==> flow/design.v <==
`timescale 1ns / 1ps
module md5_operation(input [1:0] round, input [3:0] phase, input [511:0] message, input [127:0] current_state, output [127:0] next_state);
	assign next_state = {current_state[31:0], round_operation(round, phase, message, current_state), current_state[95:32]};
	function [4:0] S(input [1:0] round, input [3:0] phase);
		case({round,phase[1:0]})
			4'b00_00: S = 5'd7;
			4'b00_01: S = 5'd12;
			4'b00_10: S = 5'd17;
			4'b00_11: S = 5'd22;
			4'b01_00: S = 5'd5;
			4'b01_01: S = 5'd9;
			4'b01_10: S = 5'd14;
			4'b01_11: S = 5'd20;
			4'b10_00: S = 5'd4;
			4'b10_01: S = 5'd11;
			4'b10_10: S = 5'd16;
			4'b10_11: S = 5'd23;
			4'b11_00: S = 5'd6;
			4'b11_01: S = 5'd10;
			4'b11_10: S = 5'd15;
			4'b11_11: S = 5'd21;
		endcase
	endfunction
	function [3:0] K(input [1:0] round, input [3:0] phase);
		case( {round, phase} )
			6'b00_0000: K = 4'd0; 
			6'b00_0001: K = 4'd1; 
			6'b00_0010: K = 4'd2; 
			6'b00_0011: K = 4'd3; 
			6'b00_0100: K = 4'd4; 
			6'b00_0101: K = 4'd5; 
			6'b00_0110: K = 4'd6; 
			6'b00_0111: K = 4'd7; 
			6'b00_1000: K = 4'd8; 
			6'b00_1001: K = 4'd9; 
			6'b00_1010: K = 4'd10; 
			6'b00_1011: K = 4'd11; 
			6'b00_1100: K = 4'd12; 
			6'b00_1101: K = 4'd13; 
			6'b00_1110: K = 4'd14; 
			6'b00_1111: K = 4'd15; 
			6'b01_0000: K = 4'd1; 
			6'b01_0001: K = 4'd6; 
			6'b01_0010: K = 4'd11; 
			6'b01_0011: K = 4'd0; 
			6'b01_0100: K = 4'd5; 
			6'b01_0101: K = 4'd10; 
			6'b01_0110: K = 4'd15; 
			6'b01_0111: K = 4'd4; 
			6'b01_1000: K = 4'd9; 
			6'b01_1001: K = 4'd14; 
			6'b01_1010: K = 4'd3; 
			6'b01_1011: K = 4'd8; 
			6'b01_1100: K = 4'd13; 
			6'b01_1101: K = 4'd2; 
			6'b01_1110: K = 4'd7; 
			6'b01_1111: K = 4'd12; 
			6'b10_0000: K = 4'd5; 
			6'b10_0001: K = 4'd8; 
			6'b10_0010: K = 4'd11; 
			6'b10_0011: K = 4'd14; 
			6'b10_0100: K = 4'd1; 
			6'b10_0101: K = 4'd4; 
			6'b10_0110: K = 4'd7; 
			6'b10_0111: K = 4'd10; 
			6'b10_1000: K = 4'd13; 
			6'b10_1001: K = 4'd0; 
			6'b10_1010: K = 4'd3; 
			6'b10_1011: K = 4'd6; 
			6'b10_1100: K = 4'd9; 
			6'b10_1101: K = 4'd12; 
			6'b10_1110: K = 4'd15; 
			6'b10_1111: K = 4'd2; 
			6'b11_0000: K = 4'd0; 
			6'b11_0001: K = 4'd7; 
			6'b11_0010: K = 4'd14; 
			6'b11_0011: K = 4'd5; 
			6'b11_0100: K = 4'd12; 
			6'b11_0101: K = 4'd3; 
			6'b11_0110: K = 4'd10; 
			6'b11_0111: K = 4'd1; 
			6'b11_1000: K = 4'd8; 
			6'b11_1001: K = 4'd15; 
			6'b11_1010: K = 4'd6; 
			6'b11_1011: K = 4'd13; 
			6'b11_1100: K = 4'd4; 
			6'b11_1101: K = 4'd11; 
			6'b11_1110: K = 4'd2; 
			default:    K = 4'd9; 
		endcase
	endfunction
	function [31:0] T(input [1:0] round, input [3:0] phase);
		case( {round, phase} )
			6'b00_0000: T = 32'hd76aa478;
			6'b00_0001: T = 32'he8c7b756;
			6'b00_0010: T = 32'h242070db;
			6'b00_0011: T = 32'hc1bdceee;
			6'b00_0100: T = 32'hf57c0faf;
			6'b00_0101: T = 32'h4787c62a;
			6'b00_0110: T = 32'ha8304613;
			6'b00_0111: T = 32'hfd469501;
			6'b00_1000: T = 32'h698098d8;
			6'b00_1001: T = 32'h8b44f7af;
			6'b00_1010: T = 32'hffff5bb1;
			6'b00_1011: T = 32'h895cd7be;
			6'b00_1100: T = 32'h6b901122;
			6'b00_1101: T = 32'hfd987193;
			6'b00_1110: T = 32'ha679438e;
			6'b00_1111: T = 32'h49b40821;
			6'b01_0000: T = 32'hf61e2562;
			6'b01_0001: T = 32'hc040b340;
			6'b01_0010: T = 32'h265e5a51;
			6'b01_0011: T = 32'he9b6c7aa;
			6'b01_0100: T = 32'hd62f105d;
			6'b01_0101: T = 32'h02441453;
			6'b01_0110: T = 32'hd8a1e681;
			6'b01_0111: T = 32'he7d3fbc8;
			6'b01_1000: T = 32'h21e1cde6;
			6'b01_1001: T = 32'hc33707d6;
			6'b01_1010: T = 32'hf4d50d87;
			6'b01_1011: T = 32'h455a14ed;
			6'b01_1100: T = 32'ha9e3e905;
			6'b01_1101: T = 32'hfcefa3f8;
			6'b01_1110: T = 32'h676f02d9;
			6'b01_1111: T = 32'h8d2a4c8a;
			6'b10_0000: T = 32'hfffa3942;
			6'b10_0001: T = 32'h8771f681;
			6'b10_0010: T = 32'h6d9d6122;
			6'b10_0011: T = 32'hfde5380c;
			6'b10_0100: T = 32'ha4beea44;
			6'b10_0101: T = 32'h4bdecfa9;
			6'b10_0110: T = 32'hf6bb4b60;
			6'b10_0111: T = 32'hbebfbc70;
			6'b10_1000: T = 32'h289b7ec6;
			6'b10_1001: T = 32'heaa127fa;
			6'b10_1010: T = 32'hd4ef3085;
			6'b10_1011: T = 32'h04881d05;
			6'b10_1100: T = 32'hd9d4d039;
			6'b10_1101: T = 32'he6db99e5;
			6'b10_1110: T = 32'h1fa27cf8;
			6'b10_1111: T = 32'hc4ac5665;
			6'b11_0000: T = 32'hf4292244;
			6'b11_0001: T = 32'h432aff97;
			6'b11_0010: T = 32'hab9423a7;
			6'b11_0011: T = 32'hfc93a039;
			6'b11_0100: T = 32'h655b59c3;
			6'b11_0101: T = 32'h8f0ccc92;
			6'b11_0110: T = 32'hffeff47d;
			6'b11_0111: T = 32'h85845dd1;
			6'b11_1000: T = 32'h6fa87e4f;
			6'b11_1001: T = 32'hfe2ce6e0;
			6'b11_1010: T = 32'ha3014314;
			6'b11_1011: T = 32'h4e0811a1;
			6'b11_1100: T = 32'hf7537e82;
			6'b11_1101: T = 32'hbd3af235;
			6'b11_1110: T = 32'h2ad7d2bb;
			6'b11_1111: T = 32'heb86d391;
			default:    T = 32'hxxxxxxxx;
		endcase
	endfunction
	function [31:0] round_operation(input [1:0] round, input [3:0] phase, input [511:0] message, input [127:0] current_state);
		reg [31:0] a, b, c, d;
		reg [31:0] before_shift;
		begin
			{a, b, c, d} = current_state;
			case(round)
				2'b00:   before_shift = (b&c | ~b&d);    
				2'b01:   before_shift = (b&d | c& ~d);   
				2'b10:   before_shift = (b ^ c ^ d);     
				default: before_shift = (c ^ (b | ~d));  
			endcase
			before_shift = before_shift + a + message[480-32*K(round,phase) +: 32] + T(round, phase);
			round_operation = b + ((before_shift << S(round, phase)) | (before_shift >> (32-S(round, phase))));
		end
	endfunction
endmodule
`timescale 1ns / 1ps
module md5_iter(output wire [127:0] digest_o, output reg valid, output reg [63:0] value, input clk, rst, input [63:0] message, input new_message);
	reg [1:0] round;
	reg [3:0] phase;
	reg [127:0] digest;
	wire [511:0] padded_message;
	reg [127:0] current_state;
	wire [127:0] next_state;
	reg idle;
	always @ (posedge clk) begin
		if( rst ) begin
			round <= 2'd0;
			phase <= 4'd0;
			valid <= 1'b0;
			current_state <= {32'h67452301, 32'hefcdab89, 32'h98badcfe, 32'h10325476};
			digest <= 128'd0;
			value <= 128'd0;
			idle <= 1'b1;
		end
		else begin
			if( idle ) begin
				round <= 2'd0;
				phase <= 4'd0;
				current_state <= {32'h67452301, 32'hefcdab89, 32'h98badcfe, 32'h10325476};
				idle <= ~new_message;
				if( new_message ) begin
					value <= message;
					valid <= 1'b0;
					digest <= 128'd0;
				end
			end
			else begin
				phase <= phase + 4'd1;
				if( phase == 4'd15 ) begin
					round <= round + 2'd1;
					if( round == 2'd3 ) begin
						valid <= 1'b1;
						digest <= {next_state[127:96]+32'h67452301, next_state[95:64]+32'hefcdab89,  next_state[63:32]+32'h98badcfe, next_state[31:0]+32'h10325476};
						idle <= 1'b1;
					end
				end
				current_state <= next_state;
			end
		end
	end
	md5_operation md50(.round(round), .phase(phase), .message(padded_message), .current_state(current_state), .next_state(next_state));
    assign digest_o[127:96] = {digest[103:96], digest[111:104], digest[119:112], digest[127:120]};
	assign digest_o[95:64] =  {digest[71:64], digest[79:72], digest[87:80], digest[95:88]};
	assign digest_o[63:32] =  {digest[39:32], digest[47:40], digest[55:48], digest[63:56]};
	assign digest_o[31:0] =  {digest[7:0], digest[15:8], digest[23:16], digest[31:24]};
	assign padded_message = {
		message[39:32], message[47:40], message[55:48], message[63:56],
		message[7:0], message[15:8], message[23:16], message[31:24],
		24'd0, 8'b10000000, 352'd0, 24'd0, 8'd64, 32'd0};
endmodule
* Step by step through the tools: md5_iter
Tool output for the design above, in the order of the flow. Line numbers count from 1 in the design file above. Operators: Yosys type, input widths -> output width; for muxes data width and select width s. Library cell names are shortened. Not given: --
Set-up: top md5_iter, clock port clk, standard-cell library sky130hd, library corner tt_025C_1v80

* After elaboration
Counts by Yosys on the flattened word-level netlist (proc, flatten, opt, wreduce; memories kept). Register bits leave out memories and registers merged into their read ports (data or address). Print and check cells are left out. Memory sizes are those after Yosys's memory passes, which may raise the word count (mostly to a power of two), join words into wider ones and drop unused or constant bits.
Cells by class: add/sub/neg operators 12, equal/unequal tests 5, shift operators 3, multiplexer cells 12, bitwise gates (word level) 14, reductions and logical operators 6
Operator list (number):
- $shiftx 512x32->32 | 1
- $mux 128 | 4
- $add 32x32->32 | 4
- $and 32x32->32 | 4
- $or 32x32->32 | 4
- $xor 32x32->32 | 3
- $pmux 32 s3 | 1
- $add 32x32->32 const B | 2
- $not 32->32 | 2
- $add 32x29->32 const B | 1
- $add 32x31->32 const B | 1
- $shr 32x32->32 | 1
- $shl 32x5->32 | 1
- $sub 9x9->10 const A | 1
- $sub 6x5->7 const A | 1
- $mux 1 | 7
- $eq 2x2->1 const B | 2
- $reduce_bool 2->1 | 2
- $add 4x1->4 const B | 1
- $eq 4x4->1 const B | 1
- $reduce_and 3->1 | 1
- $add 2x1->2 const B | 1
- $eq 2x1->1 const B | 1
- $ne 2x2->1 const B | 1
- $logic_not 2->1 | 1
- $reduce_and 2->1 | 1
- $reduce_or 2->1 | 1
- $not 1->1 | 1
Storage and ports: register bits 328, ROM bits 2464, memories kept 4, input bits 67, output and inout bits 193, cells after elaboration 63
Memory list:
- (no name shown) | depth 64, bits a word 32, read ports 1, write ports 0, line 93 | case( {round, phase} )
- (no name shown) | depth 64, bits a word 4, read ports 1, write ports 0, line 25 | case( {round, phase} )
- (no name shown) | depth 16, bits a word 5, read ports 1, write ports 0, line 5 | case({round,phase[1:0]})
- (no name shown) | depth 16, bits a word 5, read ports 1, write ports 0, line 5

* Logic depth
Yosys ltp: most cells in a row. Word level: on the elaborated netlist, between registers, memories and ports. Mapped: between sequential cells and ports; inverters and the memories' decode and read muxes count.
Depth: depth in word-level cells 14, ABC_AREA 0, depth in mapped cells 49, gate-level depth less buffers 44

* After synthesis
Source: synth_stat.txt of the flow (Yosys; design flattened, memories mapped). It holds for the ABC_AREA given above (unset counts as 0); a run with the other value may have another netlist. Totals and module areas in this step are rounded.
Mapped netlist: standard cells after synthesis 3790, synthesis area 27700 µm², sequential part of the area 6566 µm², flip-flops 328, buffer cells 338
Cell types:
- dfxtp_1 | number 328, area in all 6.57E+03 µm²
- nand2_1 | number 597, area in all 2.24E+03 µm²
- a21oi_1 | number 374, area in all 1.87E+03 µm²
- fa_1 | number 64, area in all 1.28E+03 µm²
- nor2_1 | number 312, area in all 1.17E+03 µm²
- ha_1 | number 90, area in all 1126.08 µm²
- mux2_2 | number 92, area in all 1.04E+03 µm²
- clkbuf_1 | number 265, area in all 994.704 µm²
- o21ai_0 | number 180, area in all 900.864 µm²
- xnor2_1 | number 98, area in all 858.323 µm²
- xor2_1 | number 94, area in all 823.29 µm²
- nand3_1 | number 144, area in all 720.691 µm²
- mux2i_1 | number 69, area in all 690.662 µm²
- inv_1 | number 134, area in all 502.982 µm²
- and2_1 | number 67, area in all 419.152 µm²
- a211oi_1 | number 50, area in all 375.36 µm²
- a221oi_1 | number 40, area in all 350.336 µm²
- or3_1 | number 55, area in all 344.08 µm²
Not listed: further types 75, cells in them 737. By module: a second synthesis without flattening, with its own total; a netlist apart from the flattened one above.
Second synthesis, totals: cells (unflattened synthesis) 4022, area total of the unflattened synthesis 31330 µm²
Each row is one instance without its submodules.
By module:
- md5_operation | instances 1, cells 2511, area 18400 µm², seq. area 0.0 µm²
- md5_iter | instances 1, cells 1511, area 12930 µm², seq. area 6566 µm²

* Path before layout
OpenSTA on the mapped netlist: ideal clock, no wires. The path of least setup slack (recovery checks aside). Input and output delay are each 20% of the period. Register names are those of the netlist, which keeps one name where synthesis merged equal registers.
Path post-synthesis: path type register -> register, start register round[0], end register digest[95], period 10.0 ns, setup time 0.117 ns, launch time at the first pin 0.000 ns, arrival 9.460 ns, required time 9.883 ns, path slack 0.423 ns, delay of the path 9.577 ns, driving pins on the path 45, buffers on the path 7, period reached after synthesis 9.577 ns
"delay of the path" = arrival - input delay + setup time. "driving pins on the path": output pins that drive a net of the path, with the launching flip-flop's if there is one; two outputs of one cell count as two. "period reached after synthesis" = period - worst setup slack (recovery checks aside). The figure is calculated, with input and output delays left at 20% of the set period. Between the ends stands the longest chain of elaborated cells between them, by number of cells; it is not shown to be the way that was timed. Of several equally long chains one is given. Each line given opens the expression or statement behind the cell; cells for indexed reads and writes are added by Yosys, which also makes memories of some case tables. The chain passes a memory read, where the word-level depth is cut; so it can be longer than that depth. At most two assigning lines are given for a register; there are more.
Between the ends, post-synthesis: cell sequence dfxtp_1 -> buf_2 -> buf_2 -> inv_1 -> clkbuf_1 -> buf_1 -> ha_1 -> clkbuf_1 -> a221oi_1 -> mux2_2 -> a22oi_1 -> nor2_1 -> a221o_1 -> fa_1 -> fa_1 -> inv_1 -> ha_1 -> buf_2 -> (+9 left out) -> o21ai_1 -> o22a_1 -> o31ai_1 -> ha_1 -> clkbuf_1 -> a21oi_1 -> o21bai_1 -> a21o_1 -> a2111oi_0 -> or3_1 -> o31a_1 -> nand3_1 -> and3b_1 -> nand4_1 -> o21ai_1 -> and3_1 -> xnor2_1 -> a22o_1, length of the longest elaborated chain 12, elaborated cells on any way between the ends 25, RTL lines with such cells 10, classes of those cells 7 x add/sub; 3 x eq/ne; 3 x shift; 4 x mux; 1 x logic; 3 x reduce/logical; 4 x memory
RTL lines, path post-synthesis:
- start, declared | line 179 | reg [1:0] round;
- start, assigned | line 188 | round <= 2'd0;
- start, assigned | line 211 | round <= round + 2'd1;
- $mem_v2 64x4 | line 25 | case( {round, phase} )
- $sub 9x9->10 | line 172 | before_shift = before_shift + a + message[480-32*K(round,phase) +: 32] + T(round, phase);
- $shiftx 512x32->32 | line 172
- $add 32x32->32 x2 | line 172
- $shl 32x5->32 | line 173 | round_operation = b + ((before_shift << S(round, phase)) | (before_shift >> (32-S(round, phase))));
- $or 32x32->32 | line 173
- $add 32x32->32 | line 173
- $add 32x32->32 | line 214 | digest <= {next_state[127:96]+32'h67452301, next_state[95:64]+32'hefcdab89, next_state[63:32]+32'h98badcfe, ne ...
- $mux 128 | line 212 | if( round == 2'd3 ) begin
- $mux 128 | line 210 | if( phase == 4'd15 ) begin
- $mux 128 | line 197 | if( idle ) begin
- end, assigned | line 192 | digest <= 128'd0;
- end, assigned | line 214
- end, declared | line 181 | reg [127:0] digest;

* Worst path after layout
From the final timing report of stored run 1: the path of least setup slack in the routed layout; clock arrival at registers is part of the times.
Path post-layout: path type input -> register, start input port message[31], end register digest[91], period 9.85 ns, input delay 1.97 ns, setup time 0.08 ns, launch time at the first pin 1.97 ns, arrival 10.03 ns, required time 10.33 ns, path slack 0.30 ns, driving pins on the path 36, buffers on the path 6
At most two assigning lines are given for a register; there are more.
Between the ends, post-layout: cell sequence clkdlybuf4s50_1 -> nor3b_2 -> o211ai_1 -> buf_4 -> fa_1 -> fa_1 -> inv_1 -> ha_1 -> a21o_1 -> a221o_1 -> nand3b_4 -> o21a_4 -> buf_4 -> nor2_2 -> o31ai_2 -> xor2_1 -> buf_4 -> a21o_1 -> mux2_2 -> mux2_2 -> a21oi_4 -> o221ai_2 -> ha_1 -> a2111o_1 -> a21oi_1 -> buf_4 -> o211ai_1 -> o211ai_1 -> a21oi_2 -> o41ai_2 -> xor2_1 -> buf_4 -> nand3_1 -> or2_2 -> xnor2_2 -> a211oi_2
RTL lines, path post-layout:
- start, declared | line 178 | module md5_iter(output wire [127:0] digest_o, output reg valid, output reg [63:0] value, input clk, rst, input ...
- end, assigned | line 192 | digest <= 128'd0;
- end, assigned | line 214 | digest <= {next_state[127:96]+32'h67452301, next_state[95:64]+32'hefcdab89, next_state[63:32]+32'h98badcfe, ne ...
- end, declared | line 181 | reg [127:0] digest;
No chain of elaborated cells between the ends is given.

Lab notebook: md5_iter

Settings and measured results of 3 stored flow runs for module md5_iter (sky130hd), not sorted in any way. The constraints put input and output delay at 20% of the set period each and load the outputs with 0.01 pF.
"achieved clock period" is the run's clock period less its worst setup slack. It is reckoned from that one timing run; input and output delays stay at 20% of the period that was set.
By "critical setup path time" is meant the share of the clock period that the worst setup path is allowed (20% is reserved at inputs, 20% at outputs), minus its slack. Clock arrival times at its registers enter into it.
By "total power after layout" is meant OpenSTA's value without simulated activity: inputs other than the clock are taken to toggle once in ten clock periods, and the tool carries that through the logic.
The results are shown rounded.

* Stored run 1 | settings: period_ns 9.85; CAP_MARGIN 20; CORE_MARGIN 2; CORE_UTILIZATION 40; SLEW_MARGIN 20 | results: post-route worst hold slack 0.450 ns; critical setup path time 7.58 ns; class of the worst setup path input -> register; die outline area 71360 µm²; total negative slack on setup checks 0.000 ns; Yosys chip area after synthesis 27700 µm²; standard-cell area after layout 35840 µm²; total power after layout 17.47 mW; achieved clock period 9.545 ns; lowest setup slack 0.305 ns; final utilization 52.3%
* Stored run 2 | settings: CAP_MARGIN 15; CELL_PAD_IN_SITES_DETAIL_PLACEMENT 2; CELL_PAD_IN_SITES_GLOBAL_PLACEMENT 3; CORE_ASPECT_RATIO 1.46; CTS_CLUSTER_DIAMETER 289; CTS_CLUSTER_SIZE 18; GPL_ROUTABILITY_DRIVEN 0; GPL_TIMING_DRIVEN 0; MAX_ROUTING_LAYER met4; MIN_ROUTING_LAYER met2; SLEW_MARGIN 40; period_ns 10.0; CORE_MARGIN 2; CORE_UTILIZATION 40 | no final report: placement broke off with GPL-0301
* Stored run 3 | settings: CAP_MARGIN 15; CELL_PAD_IN_SITES_DETAIL_PLACEMENT 0; CELL_PAD_IN_SITES_GLOBAL_PLACEMENT 3; CORE_ASPECT_RATIO 1.46; CTS_CLUSTER_DIAMETER 289; CTS_CLUSTER_SIZE 86; GPL_ROUTABILITY_DRIVEN 0; GPL_TIMING_DRIVEN 0; MAX_ROUTING_LAYER met4; MIN_ROUTING_LAYER met2; PLACE_DENSITY_LB_ADDON 0.22; SLEW_MARGIN 40; period_ns 10.0; CORE_MARGIN 2; CORE_UTILIZATION 40 | no final report: placement broke off with FLW-0024
